==> flow/design.v <==
`timescale 1ns/10ps
module  CONV(
	input	wire				clk,
	input	wire				reset,
	output reg 				busy,	
	input	wire				ready,	
	output reg [11:0]	iaddr,
	input	wire [19:0] idata, 		 
	output reg	 			cwr,
	output reg [11:0]	caddr_wr,
	output reg [19:0]	cdata_wr,  
	output reg	 			crd,
	output reg [11:0]	caddr_rd, 
	input	wire [19:0]	cdata_rd,  
	output reg [2:0] 	csel	 
);
	localparam [19:0] KERNEL_0_0 = 20'h0A89E;
	localparam [19:0] KERNEL_0_1 = 20'h092D5;
	localparam [19:0] KERNEL_0_2 = 20'h06D43;
	localparam [19:0] KERNEL_0_3 = 20'h01004;
	localparam [19:0] KERNEL_0_4 = 20'hF8F71;
	localparam [19:0] KERNEL_0_5 = 20'hF6E54;
	localparam [19:0] KERNEL_0_6 = 20'hFA6D7;
	localparam [19:0] KERNEL_0_7 = 20'hFC834;
	localparam [19:0] KERNEL_0_8 = 20'hFAC19;
	localparam [19:0] KERNEL_1_0 = 20'hFDB55;
	localparam [19:0] KERNEL_1_1 = 20'h02992;
	localparam [19:0] KERNEL_1_2 = 20'hFC994;
	localparam [19:0] KERNEL_1_3 = 20'h050FD;
	localparam [19:0] KERNEL_1_4 = 20'h02F20;
	localparam [19:0] KERNEL_1_5 = 20'h0202D;
	localparam [19:0] KERNEL_1_6 = 20'h03BD7;
	localparam [19:0] KERNEL_1_7 = 20'hFD369;
	localparam [19:0] KERNEL_1_8 = 20'h05E68;
	parameter [19:0] BIAS_0 = 20'h01310;
	parameter [19:0] BIAS_1 = 20'hF7295;
	reg [20:0] 	ma;
	reg [19:0]	mb;
	reg  				me;
	wire [40:0] mo;
	wire 				mv;
	multi_div
	#(
	  .SIZE_A(21),
	  .SIZE_B(20),
	  .SIGNED(1),
	  .STEP_SIZE(1) 
	) multi_u1(
	  .clk(clk),.reset(reset),
	  .en(me),
	  .select(1'b0),
	  .a(ma),
	  .b(mb),
	  .P(mo),
	  .div_zero(),
	  .Valid(mv),
	  .Busy()
	);
	parameter LAYER_0 	= 0,
						LAYER_1_2 = 1,
						IDLE 			= 2;
	reg [1:0] 				state;
	reg 							IMG_S;
	reg [5:0] 				state_x,state_y;
	reg [3:0] 				state_step;
	reg [1:0] 				state_dx,state_dy;  
	reg signed [43:0] write_reg;
	always@(*)begin
		busy <= state==IDLE ? 0:1;
	end
	always @(posedge clk or posedge reset) begin
		if(reset)begin
			state <= IDLE;
			cwr <= 0;
			iaddr <= 0;
			csel <= 0;
			crd <= 0;
			caddr_rd <= 0;
			IMG_S <= 0;
			me<= 0;
			write_reg <= 0;
			state_step <= 0;
			{state_y,state_x} 	<= 0;
			{state_dx,state_dy} <= 0;
		end else begin
			case(state)
				LAYER_0:begin	
					case(state_step)
						0:begin
							if( $signed(state_x+state_dx-1) < 0 || $signed(state_x+state_dx-1) > 63 
								|| $signed(state_y+state_dy-1) < 0 || $signed(state_y+state_dy-1) > 63)begin
								iaddr <= 0;	
								state_step <= 3;
							end else begin
								iaddr[11:6] 	<= state_y + state_dy - 1;
								iaddr[5:0] 	<= state_x + state_dx - 1;
								state_step <= state_step + 1;
							end
						end
						1:begin
							me <= 1;
							ma <= idata;
							if(IMG_S==0)begin
								case({state_dy,state_dx})
									{2'd0,2'd0}: mb <= KERNEL_0_0;
									{2'd0,2'd1}: mb <= KERNEL_0_1;
									{2'd0,2'd2}: mb <= KERNEL_0_2;
									{2'd1,2'd0}: mb <= KERNEL_0_3;
									{2'd1,2'd1}: mb <= KERNEL_0_4;
									{2'd1,2'd2}: mb <= KERNEL_0_5;
									{2'd2,2'd0}: mb <= KERNEL_0_6;
									{2'd2,2'd1}: mb <= KERNEL_0_7;
									{2'd2,2'd2}: mb <= KERNEL_0_8;
									default mb <= 0;
								endcase
							end
							else begin
								case({state_dy,state_dx})
									{2'd0,2'd0}: mb <= KERNEL_1_0;
									{2'd0,2'd1}: mb <= KERNEL_1_1;
									{2'd0,2'd2}: mb <= KERNEL_1_2;
									{2'd1,2'd0}: mb <= KERNEL_1_3;
									{2'd1,2'd1}: mb <= KERNEL_1_4;
									{2'd1,2'd2}: mb <= KERNEL_1_5;
									{2'd2,2'd0}: mb <= KERNEL_1_6;
									{2'd2,2'd1}: mb <= KERNEL_1_7;
									{2'd2,2'd2}: mb <= KERNEL_1_8;
									default mb <= 0;
								endcase
							end
							state_step <= state_step + 1;
						end
						2:begin
							me <= 0;
							if(mv)begin  
								write_reg <= $signed(write_reg) + $signed(mo); 
								state_step <= state_step + 1;
							end
							else state_step <= state_step;
						end
						3:begin
							if(state_dy == 2 && state_dx == 2)begin
								{state_dx,state_dy} <= 0;
								state_step <= state_step + 1;
								if(IMG_S) write_reg <= $signed(write_reg) + ($signed(BIAS_1)<<16);
								else write_reg <= $signed(write_reg) + ($signed(BIAS_0)<<16);
							end else if(state_dx == 2)begin
								state_dx <= 0;
								state_dy <= state_dy + 1;
								state_step <= 0;
							end else begin
								state_dx <= state_dx + 1;
								state_step <= 0;
							end
						end
						4:begin
								cwr <= 1;
								csel <= IMG_S ? 2:1;
								state_step <= state_step + 1;
								caddr_wr <= {state_y,state_x};
								cdata_wr <= (write_reg < 0) ? 0 :  ((write_reg>>16)+write_reg[15]) ;  
						end
						5:begin
							cwr <= 0;
							if(state_y == 63 && state_x == 63)begin
								if(IMG_S)begin
									state <= LAYER_1_2;
									IMG_S <= 0;
								end else begin
									IMG_S <= 1;
								end 	
								state_x <= 0;
								state_y <= 0;
							end 
							else if(state_x == 63)begin
								state_x <= 0;
								state_y <= state_y + 1; 
							end 
							else begin
								state_x <= state_x + 1;
							end
							state_dx <= 0;
							state_dy <= 0;
							state_step <= 0;
							write_reg <= 0;
						end
					endcase
				end 
				LAYER_1_2:begin
					case(state_step)
						0:begin
							csel <= IMG_S ? 2 : 1;
							cwr <= 0;
							crd <= 1;
							caddr_rd[11-:5] <= state_y; 
							caddr_rd[5-:5]  <= state_x; 
							caddr_rd[6] <= 0;
							caddr_rd[0] <= 0;
							state_step <= state_step + 1;
						end
						1:begin
							caddr_rd[6] <= 0;
							caddr_rd[0] <= 1;
							write_reg <= 	cdata_rd;			
							state_step <= state_step + 1;
						end
						2:begin
							caddr_rd[6] <= 1;
							caddr_rd[0] <= 0;
							write_reg <= (write_reg > cdata_rd) ? write_reg : cdata_rd;			
							state_step <= state_step + 1;
						end
						3:begin
							caddr_rd[6] <= 1;
							caddr_rd[0] <= 1;
							write_reg <= (write_reg > cdata_rd) ? write_reg : cdata_rd;			
							state_step <= state_step + 1;
						end
						4:begin
							crd <= 0;
							cwr <= 1;
							csel <= IMG_S ? 4 : 3;
							caddr_wr <= {2'b00,state_y[4:0],state_x[4:0]};
							cdata_wr <= (write_reg > cdata_rd) ? write_reg : cdata_rd;			
							state_step <= state_step + 1;
						end
						5:begin
							csel <= 5;
							if(IMG_S) caddr_wr <= {1'b0,state_y[4:0],state_x[4:0],1'b1};
							else caddr_wr <= {1'b0,state_y[4:0],state_x[4:0],1'b0};
							state_step <= state_step + 1;
						end
						6:begin
							cwr <= 0;
							if(state_y==31 && state_x==31)begin
								if(IMG_S)begin
									state <= IDLE;
									IMG_S <= 0;
								end else begin
									IMG_S <= 1;
								end
								state_x <= 0;
								state_y <= 0;
							end
							else if(state_x == 31)begin
								state_y <= state_y + 1;
								state_x <= 0;
							end else begin
								state_x <= state_x + 1;
							end
							state_step <= 0;
						end
					endcase
				end
				IDLE:begin
					if(ready)begin
						state <= LAYER_0;
					end
					cwr <= 0;
					IMG_S <= 0;
					me <= 0;
					write_reg <= 0;
					state_step <= 0;
					{state_y,state_x} 	<= 0;
					{state_dx,state_dy} <= 0;
				end
			endcase
		end
	end
endmodule
module multi_div
#(
  parameter SIZE_A = 128,
  parameter SIZE_B = 64,
  parameter SIGNED = 0,
  parameter STEP_SIZE = 1 
)(
  input wire clk,reset,
  input wire en,
  input wire select,
  input wire [SIZE_A-1:0] a,
  input wire [SIZE_B-1:0] b,
  output reg [SIZE_A+SIZE_B-1:0] P,
  output reg div_zero,
  output reg Valid,
  output reg Busy
);
  parameter READ_IN       = 0,
            CALCULATE     = 1,
            PREPARE_DATA  = 2,
            DATA_OUT      = 3;
  reg [1:0] state;
  reg [9:0] state_counter;
  reg neg_signed;
  reg [SIZE_A-1:0] data_b;
  reg [SIZE_A+SIZE_B:0] r;   
  always@(*)begin
    Valid <= (state == DATA_OUT) ? 1'b1:1'b0;
    Busy  <= (state == CALCULATE || state == PREPARE_DATA) ? 1'b1:1'b0;
  end
  always@(posedge clk or posedge reset)begin
    if(reset)begin
      state <= READ_IN;
      state_counter <= 0;
    end else begin
      case(state)
        READ_IN   :begin
          if(en)begin
            if(select && b==0)begin
              state <= DATA_OUT;
              div_zero <= 1;
            end else begin
              state <= CALCULATE;
              div_zero <= 0;
            end 
            state_counter <= 0;
          end  
        end
        CALCULATE :begin
          if(state_counter == (SIZE_A/STEP_SIZE)-1)begin
            state <= PREPARE_DATA;
            state_counter <= 0;
          end
          else begin
            state_counter <= state_counter + 1;
          end
        end
        PREPARE_DATA:begin
          state <= DATA_OUT;
          state_counter <= 0;
        end
        DATA_OUT  :begin
          state <= READ_IN;
          state_counter <= 0;
        end
        default begin
          state <= READ_IN;
          state_counter <= 0;
        end
      endcase
    end
  end
  reg [SIZE_A-1:0] na;
  reg [SIZE_B-1:0] nb;
  reg in_select;
  integer i;
  always@(posedge clk or posedge reset)begin
    if(reset)begin
      r = 0;
      data_b = 0;
			P = 0;
      neg_signed = 0;
    end else begin
      case(state)
        READ_IN   :begin
          if(en)begin
            if(SIGNED)begin
              neg_signed = a[SIZE_A-1] ^ b[SIZE_B-1];
              na = a[SIZE_A-1] ? -a:a;
              nb = b[SIZE_B-1] ? -b:b;
            end
            else begin
              na = a;
              nb = b;
            end
            r = {na,1'b0,{SIZE_B{1'b0}}};
            data_b = nb;
            in_select = select;
          end  
        end
        CALCULATE :begin
          for(i=0;i<STEP_SIZE;i=i+1)begin 
          	r = r[SIZE_A+SIZE_B] ? ((r<<1)+data_b) : (r<<1);
          end
        end
        PREPARE_DATA:begin
          P = r[SIZE_A+SIZE_B-1:0];
          if(neg_signed)begin
            P = -P;
          end
        end
      endcase
    end
  end
endmodule
* Tool chain data of CONV
Tool output for the design above, in the order of the flow. Line numbers count from 1 in the design file above. Library cell names are shortened. Not given: -
Design: top module CONV, clock port clk, standard-cell library sky130hd, library corner tt_025C_1v80

* Word-level counts
Yosys after proc, flatten, opt, wreduce and memory -nomap, before mapping. Memory bits, and registers merged into a memory's read port (data or address), are not among the register bits. Print and check cells are not counted. Memory sizes are those after Yosys's memory passes, which may raise the word count (mostly to a power of two), join words into wider ones and drop unused or constant bits.
Storage and ports: word-level cells 236, RAM bits 0, word width x clocked read ports 0, input port bits 43, ROM bits 640, bits in latches 0, memories 2, register bits after elaboration 285, output and inout port bits 62
Memory list:
- (no name shown) | depth 16, bits a word 20, read ports 1, write ports 0, RTL line 104 | case({state_dy,state_dx})
- (no name shown) | depth 16, bits a word 20, read ports 1, write ports 0, RTL line 118 | case({state_dy,state_dx})
Operators by class: reduce/logical cells 50, multiply operators 0, $lt $le $gt $ge 6, equal/unequal tests 45, $add $sub $neg 17, div/mod/pow operators 0, shifts and indexed selects 0, bitwise logic cells 1, mux-type cells 86
Operators by type and width (count):
- case mux 44 bit (select 3 bit) | 2
- 2-to-1 mux 44 bit | 4
- 2-to-1 mux 20 bit | 5
- case mux 44 bit (select 2 bit) | 1
- case mux 42 bit (select 2 bit) | 1
- 2-to-1 mux 6 bit | 14
- 2-to-1 mux 42 bit | 2
- less-than comparator 32 x 1 -> 1 bit (second input constant) | 2
- greater-than comparator 32 x 7 -> 1 bit (second input constant) | 2
- case mux 12 bit (select 2 bit) | 2
- less-than comparator 44 x 1 -> 1 bit (second input constant) | 1
- greater-than comparator 44 x 20 -> 1 bit | 1
- adder 44 x 30 -> 44 bit (second input constant) | 1
- adder 44 x 33 -> 44 bit (second input constant) | 1
- adder 44 x 41 -> 44 bit | 1
- adder 42 x 20 -> 42 bit | 1
- negator 41 bit | 1
- 2-to-1 mux 41 bit | 1
- case mux 20 bit (select 2 bit) | 1
- case mux 6 bit (select 3 bit) | 2
- case mux 10 bit (select 3 bit) | 1
- 2-to-1 mux 2 bit | 14
- inequality test 3 bit (second input constant) | 9
- inequality test 2 bit (second input constant) | 10
- AND reduction 2 bit | 10
- adder 20 x 1 -> 20 bit | 1
- negator 20 bit | 1
- case mux 4 bit (select 5 bit) | 1
Other operator kinds: 49; their cells: 112.

* Depth
Longest topological path by Yosys (ltp), each cell counted once; first at word level (registers and memories cut), then after technology mapping (sequential cells cut; the memories' decode and read muxes count).
Logic depth: depth in word-level cells 9, ABC_AREA 0, mapped depth 15, depth with buffers taken out 13

* Synthesis result
Yosys stat after the flow's synthesis: flattened, memories mapped to cells. It holds for the ABC_AREA given above (unset counts as 0); a run with the other value may have another netlist.
Mapped netlist: buffers 137, mapped cells 2300, chip area (Yosys) 19891.6 um^2, area of sequential cells 7479.7 um^2, flip-flops 285
Cells by type:
- dfrtp_1 | count 214, area in all 5.36E+03 um^2
- edfxtp_1 | count 69, area in all 2.07E+03 um^2
- ha_1 | count 126, area in all 1.58E+03 um^2
- o21ai_0 | count 224, area in all 1.12E+03 um^2
- a21oi_1 | count 197, area in all 985.946 um^2
- nand2_1 | count 239, area in all 897.11 um^2
- xor2_1 | count 93, area in all 814.531 um^2
- nor2_1 | count 168, area in all 630.605 um^2
- xnor2_1 | count 65, area in all 569.296 um^2
- clkbuf_1 | count 118, area in all 442.925 um^2
- mux2i_1 | count 43, area in all 430.413 um^2
- a21o_1 | count 57, area in all 427.91 um^2
- inv_1 | count 89, area in all 334.07 um^2
- nand3_1 | count 66, area in all 330.317 um^2
- o31ai_1 | count 37, area in all 277.766 um^2
- nor3_1 | count 50, area in all 250.24 um^2
- and3_1 | count 38, area in all 237.728 um^2
- mux2_2 | count 17, area in all 191.434 um^2
Other cell types: 64; their cells: 390. The figures by module come from a second, unflattened synthesis with its own total; it is not the netlist above.
Second synthesis, totals: cells (unflattened synthesis) 2401, area total of the unflattened synthesis 20673.6 um^2
Rows give one instance, submodules left out.
Modules:
- CONV | sequential area 4525.6 um^2, area 12741.0 um^2, times used 1, cells 1478
- multi_div | sequential area 2984.1 um^2, area 7932.6 um^2, times used 1, cells 923

* Path before layout
Path of least setup slack by OpenSTA after synthesis, without wires, with an ideal clock, recovery checks aside; 20% of the period is set as input and as output delay. Where synthesis merged equal registers, the netlist keeps one of their names.
Timing path post-synthesis: path type in2reg, start point input reset, end point register cdata_wr[0], path slack 1.279 ns, time at the first pin 2.000 ns, required time 9.603 ns, arrival 8.323 ns, setup time 0.397 ns, external input delay 2.000 ns, stages on the path 3, path delay 6.720 ns, path buffers 0, clock period 10.0 ns, synthesis period reached 8.721 ns
"path delay" = arrival - input delay + setup time. "stages on the path": output pins that drive a net of the path, with the launching flip-flop's if there is one; two outputs of one cell count as two. "synthesis period reached" is the clock period less the worst setup slack; recovery checks do not enter. This is arithmetic on one report: input and output delays are still those of the set period (20% each). The rows between start and end are the longest chain of elaborated cells between them; the timing report does not say that the signal goes this way. Where chains are equally long, one stands for them. A line is the first line of the expression or statement that the cell stems from. Yosys adds cells for indexed reads and writes and turns some case tables into memories.
Between the ends, post-synthesis: cells stage by stage inv_1 > o21ai_0 > nor2_1, cells in the longest elaborated chain 2, elaborated cells between the ends (all ways) 2, source lines of those cells 0, classes of those cells 1 x logic; 1 x reduce/logical
Ends and longest elaborated chain, post-synthesis:
- from (decl) | RTL line 4 | input wire reset,
- NOT 1 bit
- AND reduction 4 bit
- to (assign) | RTL line 161 | cdata_wr <= (write_reg < 0) ? 0 : ((write_reg>>16)+write_reg[15]) ;
- to (assign) | RTL line 224 | cdata_wr <= (write_reg > cdata_rd) ? write_reg : cdata_rd;
- to (decl) | RTL line 11 | output reg [19:0] cdata_wr,

* Timing after layout
Path of least setup slack in the final report of run 1 (OpenROAD, finished layout, wires in). Where an end is a register, its clock arrival counts in the times.
Timing path after layout: path type in2reg, start point input cdata_rd[17], end point register cdata_wr[11], path buffers 3, time at the first pin 2.00 ns, clock period 10.0 ns, arrival 5.81 ns, setup time 0.27 ns, required time 10.28 ns, stages on the path 12, external input delay 2.00 ns, path slack 4.47 ns
The rows between start and end are the longest chain of elaborated cells between them; the timing report does not say that the signal goes this way. Where chains are equally long, one stands for them.
Between the ends, after layout: cells stage by stage clkdlybuf4s50_1 > inv_1 > ha_1 > a211oi_1 > nor2_1 > a2111oi_0 > a21oi_1 > a311oi_2 > buf_2 > buf_2 > mux2i_1 > o22ai_1, cells in the longest elaborated chain 4, elaborated cells between the ends (all ways) 4, classes of those cells 1 x compare; 3 x mux
Ends and longest elaborated chain, after layout:
- from (decl) | RTL line 14 | input wire [19:0] cdata_rd,
- greater-than comparator 44 x 20 -> 1 bit | RTL line 224 | cdata_wr <= (write_reg > cdata_rd) ? write_reg : cdata_rd;
- 2-to-1 mux 44 bit | RTL line 224
- 2-to-1 mux 20 bit | RTL line 190 | case(state_step)
- case mux 20 bit (select 2 bit) | RTL line 86 | case(state)
- to (assign) | RTL line 161 | cdata_wr <= (write_reg < 0) ? 0 : ((write_reg>>16)+write_reg[15]) ;
- to (assign) | RTL line 224
- to (decl) | RTL line 11 | output reg [19:0] cdata_wr,

==> runs of CONV <==
Below are 4 stored runs of the flow (Yosys, OpenROAD; platform sky130hd) on CONV, each with its settings and what was measured, unordered. Constraints: input delay and output delay 20% of the set period each, output load 0.01 pF.

* Run 1 | settings: GPL_ROUTABILITY_DRIVEN 0; GPL_TIMING_DRIVEN 0; MAX_ROUTING_LAYER met4; MIN_ROUTING_LAYER met1; SETUP_SLACK_MARGIN 1.87; SLEW_MARGIN 10; TNS_END_PERCENT 50; period_ns 10.0; CAP_MARGIN 20; CORE_MARGIN 2; CORE_UTILIZATION 40 | results: area of the die 51,529.0 um^2; setup slack of the worst path 4.470 ns; synthesis area 19,891.6 um^2; worst hold slack after layout 0.369 ns; final design utilization 0.473
* Run 2 | settings: ABC_AREA 1; CORE_MARGIN 4; GPL_ROUTABILITY_DRIVEN 0; GPL_TIMING_DRIVEN 0; MAX_ROUTING_LAYER met4; MIN_ROUTING_LAYER met1; SETUP_SLACK_MARGIN 1.87; SLEW_MARGIN 10; TNS_END_PERCENT 50; period_ns 10.0; CAP_MARGIN 20; CORE_UTILIZATION 40 | results: area of the die 62,023.4 um^2; worst hold slack after layout 0.484 ns; synthesis area 23,241.0 um^2; final design utilization 0.461; setup slack of the worst path 5.662 ns
* Run 3 | settings: ABC_AREA 1; CELL_PAD_IN_SITES_GLOBAL_PLACEMENT 1; CORE_ASPECT_RATIO 0.81; CORE_MARGIN 7; CORE_UTILIZATION 42; CTS_CLUSTER_DIAMETER 349; GPL_TIMING_DRIVEN 0; MAX_ROUTING_LAYER met5; PLACE_DENSITY_LB_ADDON 0.21; SLEW_MARGIN 10; TNS_END_PERCENT 30; period_ns 4.9; CAP_MARGIN 20 | results: area of the die 62,153.8 um^2; synthesis area 23,241.0 um^2; worst hold slack after layout 0.491 ns; setup slack of the worst path 1.292 ns; final design utilization 0.485
* Run 4 | settings: CORE_UTILIZATION 63; period_ns 5.77; CAP_MARGIN 20; CORE_MARGIN 2; SLEW_MARGIN 20 | results: final design utilization 0.711; synthesis area 19,891.6 um^2; setup slack of the worst path 1.414 ns; worst hold slack after layout 0.483 ns; area of the die 33,011.3 um^2
